==> flow/design.v <==
module mult_unsigned #(
		parameter WIDTHA = 16,
		parameter WIDTHB = 24,
		parameter PIPELINE_DEPTH = 4
)
(
	input clk,rst,
	input [WIDTHA -1 :0] A,
	input [WIDTHB -1 :0] B,
	output [WIDTHA + WIDTHB - 1:0] result
);
reg [WIDTHA -1 :0] rA;
reg [WIDTHB -1 :0] rB;
reg [WIDTHA + WIDTHB - 1:0] M [PIPELINE_DEPTH-1:0];
integer i;
always @(posedge clk or posedge rst)
begin
	if (rst) begin
		rA <= 0;
		rB <= 0;
		for (i=0; i<PIPELINE_DEPTH; i=i+1)
		  M[i] <=0;
		end
	else
	begin
		rA <= A;
		rB <= B;
		M[0] <= rA * rB;
		for (i=0; i<PIPELINE_DEPTH-1; i=i+1)
			M[i+1] <= M[i];
	end
end
assign result = M[PIPELINE_DEPTH-1];
endmodule
## Tool chain data of mult_unsigned

What the tools print for mult_unsigned, step after step.
Lines are those of the file above, counted from 1.
Operators: Yosys type, input widths -> output width; for muxes data width and select width s.
A cell with - has no value.

| design | value |
|---|---|
| top module | mult_unsigned |
| clock input | clk |
| standard-cell library | sky130hd |
| timing corner | tt_025C_1v80 |

## After elaboration

Yosys after proc, flatten, opt, wreduce and memory -nomap, before mapping. Enables and synchronous resets that opt folds into registers are not counted as muxes. Print and check cells are not counted. Equal cells are merged and count once.

| operators by class | value |
|---|---|
| $mul | 1 |

Operators with widths:

| operator | count |
|---|---|
| $mul 16x24->40 | 1 |

| word-level totals | value |
|---|---|
| bits in registers | 200 |
| input bits | 42 |
| word-level cells | 7 |

## Longest topological paths

Longest topological path by Yosys (ltp), each cell counted once; first at word level (registers and memories cut), then after technology mapping (sequential cells cut; the memories' decode and read muxes count).

| logic depth | value |
|---|---|
| word-level depth | 1 |
| ABC_AREA | 0 |
| mapped depth | 23 |
| gate-level depth less buffers | 22 |

## Netlist

The flow's flattened synthesis, as Yosys stat reports it; memories are mapped. The netlist is that of the ABC_AREA named above (0 if unset); the other value can give another one.

Cells by type:

| cell | count | area in all (µm²) |
|---|---|---|
| sky130_fd_sc_hd__fa_1 | 306 | 6.13E+03 |
| sky130_fd_sc_hd__dfrtp_1 | 200 | 5,004.8 |
| sky130_fd_sc_hd__ha_1 | 112 | 1.4E+03 |
| sky130_fd_sc_hd__inv_1 | 353 | 1.33E+03 |
| sky130_fd_sc_hd__and2_1 | 176 | 1.1E+03 |
| sky130_fd_sc_hd__nand2_1 | 232 | 870.835 |
| sky130_fd_sc_hd__clkbuf_1 | 59 | 221.462 |
| sky130_fd_sc_hd__xnor2_1 | 24 | 210.202 |
| sky130_fd_sc_hd__a21oi_1 | 39 | 195.187 |
| sky130_fd_sc_hd__a21o_1 | 22 | 165.158 |
| sky130_fd_sc_hd__xor2_1 | 12 | 105.101 |
| sky130_fd_sc_hd__nor2_1 | 20 | 75.072 |
| sky130_fd_sc_hd__o21ai_0 | 12 | 60.058 |
| sky130_fd_sc_hd__nand3_1 | 10 | 50.048 |
| sky130_fd_sc_hd__nand4_1 | 5 | 31.28 |
| sky130_fd_sc_hd__nor2b_1 | 5 | 31.28 |
| sky130_fd_sc_hd__o21bai_1 | 4 | 30.029 |
| sky130_fd_sc_hd__a211o_1 | 3 | 26.275 |

Not listed: further types 37, cells in them 61.

| mapped netlist | value |
|---|---|
| cells in the netlist | 1,655 |
| mapped area | 17,549.3 µm² |
| sequential area | 5,004.8 µm² |
| mapped flip-flops | 200 |

## Path before layout

Path of least setup slack by OpenSTA after synthesis, without wires, with an ideal clock, recovery checks aside; 20% of the period is set as input and as output delay. Where synthesis merged equal registers, the netlist keeps one of their names.

| path post-synthesis | value |
|---|---|
| path kind | register to register |
| from | register rB[14] |
| to | register M[0][39] |
| clock period | 8,000 ps |
| setup time | 120 ps |
| time at the first pin | 0 ps |
| arrival | 5,622 ps |
| required time | 7,880 ps |
| path slack | 2,257 ps |
| delay of the path | 5,742 ps |
| stages | 24 |
| period reached after synthesis | 5,743 ps |

"delay of the path" is the arrival time less input delay plus setup time.
"stages": output pins that drive a net of the path, with the launching flip-flop's if there is one; two outputs of one cell count as two.
"period reached after synthesis" is the clock period less the worst setup slack; recovery checks do not enter. This is arithmetic on one report: input and output delays are still those of the set period (20% each).
The rows between start and end are the longest chain of elaborated cells between them; the timing report does not say that the signal goes this way. Where chains are equally long, one stands for them.
Each line given opens the expression or statement behind the cell; cells for indexed reads and writes are added by Yosys, which also makes memories of some case tables.

| between the ends, post-synthesis | value |
|---|---|
| cells stage by stage | sky130_fd_sc_hd__dfrtp_1 -> sky130_fd_sc_hd__clkbuf_1 -> sky130_fd_sc_hd__nand2_1 -> sky130_fd_sc_hd__fa_1 -> sky130_fd_sc_hd__inv_1 -> sky130_fd_sc_hd__fa_1 -> sky130_fd_sc_hd__inv_1 -> sky130_fd_sc_hd__fa_1 -> sky130_fd_sc_hd__inv_1 -> sky130_fd_sc_hd__fa_1 -> sky130_fd_sc_hd__fa_1 -> sky130_fd_sc_hd__inv_1 -> sky130_fd_sc_hd__fa_1 -> sky130_fd_sc_hd__inv_1 -> sky130_fd_sc_hd__ha_1 -> sky130_fd_sc_hd__buf_2 -> sky130_fd_sc_hd__a21oi_1 -> sky130_fd_sc_hd__nand2_1 -> sky130_fd_sc_hd__a21oi_1 -> sky130_fd_sc_hd__o21ai_1 -> sky130_fd_sc_hd__o21ai_2 -> sky130_fd_sc_hd__o211ai_4 -> sky130_fd_sc_hd__o21a_1 -> sky130_fd_sc_hd__o211a_1 |
| cells in the longest elaborated chain | 1 |
| elaborated cells between the ends (all ways) | 1 |
| those cells by class | 1 x mul |

Ends and longest elaborated chain, post-synthesis:

| item | RTL line | text |
|---|---|---|
| start, declared | 13 | `reg [WIDTHB -1 :0] rB;` |
| start, assigned | 20 | `rB <= 0;` |
| start, assigned | 27 | `rB <= B;` |
| $mul 16x24->40 | 28 | `M[0] <= rA * rB;` |
| end, assigned | 22 | `M[i] <=0;` |
| end, assigned | 28 |  |
| end, declared | 14 | `reg [WIDTHA + WIDTHB - 1:0] M [PIPELINE_DEPTH-1:0];` |

## Path in the finished layout

From the final timing report of record 1: the path of least setup slack in the routed layout; clock arrival at registers is part of the times.
The report prints the path's times to 10 ps; the period is as set.

| path post-layout | value |
|---|---|
| path kind | register to register |
| from | register rB[9] |
| to | register M[0][36] |
| clock period | 11,400 ps |
| setup time | 120 ps |
| time at the first pin | 460 ps |
| arrival | 6,750 ps |
| required time | 11,750 ps |
| path slack | 5,000 ps |
| stages | 17 |

The rows between start and end are the longest chain of elaborated cells between them; the timing report does not say that the signal goes this way. Where chains are equally long, one stands for them.

| between the ends, post-layout | value |
|---|---|
| cells stage by stage | sky130_fd_sc_hd__dfrtp_1 -> sky130_fd_sc_hd__nand2_1 -> sky130_fd_sc_hd__fa_1 -> sky130_fd_sc_hd__fa_1 -> sky130_fd_sc_hd__fa_1 -> sky130_fd_sc_hd__fa_1 -> sky130_fd_sc_hd__inv_1 -> sky130_fd_sc_hd__fa_1 -> sky130_fd_sc_hd__fa_1 -> sky130_fd_sc_hd__ha_1 -> sky130_fd_sc_hd__a21oi_1 -> sky130_fd_sc_hd__inv_1 -> sky130_fd_sc_hd__o311ai_1 -> sky130_fd_sc_hd__nand4b_1 -> sky130_fd_sc_hd__a31oi_2 -> sky130_fd_sc_hd__o41ai_2 -> sky130_fd_sc_hd__xor2_1 |
| cells in the longest elaborated chain | 1 |
| elaborated cells between the ends (all ways) | 1 |
| those cells by class | 1 x mul |

Ends and longest elaborated chain, post-layout:

| item | RTL line | text |
|---|---|---|
| start, declared | 13 | `reg [WIDTHB -1 :0] rB;` |
| start, assigned | 20 | `rB <= 0;` |
| start, assigned | 27 | `rB <= B;` |
| $mul 16x24->40 | 28 | `M[0] <= rA * rB;` |
| end, assigned | 22 | `M[i] <=0;` |
| end, assigned | 28 |  |
| end, declared | 14 | `reg [WIDTHA + WIDTHB - 1:0] M [PIPELINE_DEPTH-1:0];` |

Lab notebook: mult_unsigned

Flow measurements of mult_unsigned on sky130hd: 3 stored runs with different settings, listed in no order. Input and output delays are each 20% of the period that was set; the output load is 0.01 pF.
"period reached" means the clock period less the worst setup slack. The figure is calculated, with input and output delays left at 20% of the set period.
"time used up by the worst setup path" = time allowed to the worst setup path (clock period - input delay - output delay, where it has them) - its slack; a late launch clock adds to it, a late capture clock takes from it.
"time used up by the worst setup path" is given in steps of 10 ps.
Among the settings, . means not set for that run.

| name | record 1 | record 2 | record 3 |
|---|---|---|---|
| ABC_AREA | 0 | . | 0 |
| CAP_MARGIN | 35 | 35 | 20 |
| CELL_PAD_IN_SITES_DETAIL_PLACEMENT | 0 | . | . |
| CORE_ASPECT_RATIO | 1.09 | . | 0.66 |
| CORE_UTILIZATION | 44 | 58 | 63 |
| MIN_ROUTING_LAYER | met1 | . | met1 |
| PLACE_DENSITY | 0.37 | . | 0.67 |
| SETUP_SLACK_MARGIN | 2.61 | . | 0.09 |
| period_ns | 11.4 | 7.07 | 11.8 |
| CORE_MARGIN | 2 | 2 | 5 |
| SLEW_MARGIN | 20 | 20 | 10 |
| CTS_CLUSTER_SIZE | . | 93 | 96 |
| HOLD_SLACK_MARGIN | . | 0.11 | 0.15 |
| TNS_END_PERCENT | . | 35 | 80 |
| CELL_PAD_IN_SITES_GLOBAL_PLACEMENT | . | . | 0 |
| CTS_CLUSTER_DIAMETER | . | . | 374 |
| MAX_ROUTING_LAYER | . | . | met4 |
| chip area after synthesis (Yosys) (µm²) | 17,549.3 | 17,549.3 | 17,549.3 |
| area inside the die boundary (µm²) | 41,500.1 | 31,664.4 | 31,365.9 |
| standard-cell area after layout (µm²) | 19,593.8 | 19,326.0 | 19,117.1 |
| utilization of the finished layout (%) | 49.7 | 65.0 | 69.9 |
| lowest setup slack (ps) | 5,001 | 525 | 5,249 |
| summed negative setup slack (ps) | 0 | 0 | 0 |
| worst hold slack in the final report (ps) | 341 | 346 | 345 |
| period reached (ps) | 6,399 | 6,545 | 6,551 |
| time used up by the worst setup path (ps) | 6,400 | 6,550 | 6,550 |
| worst setup path kind | register to register | register to register | register to register |
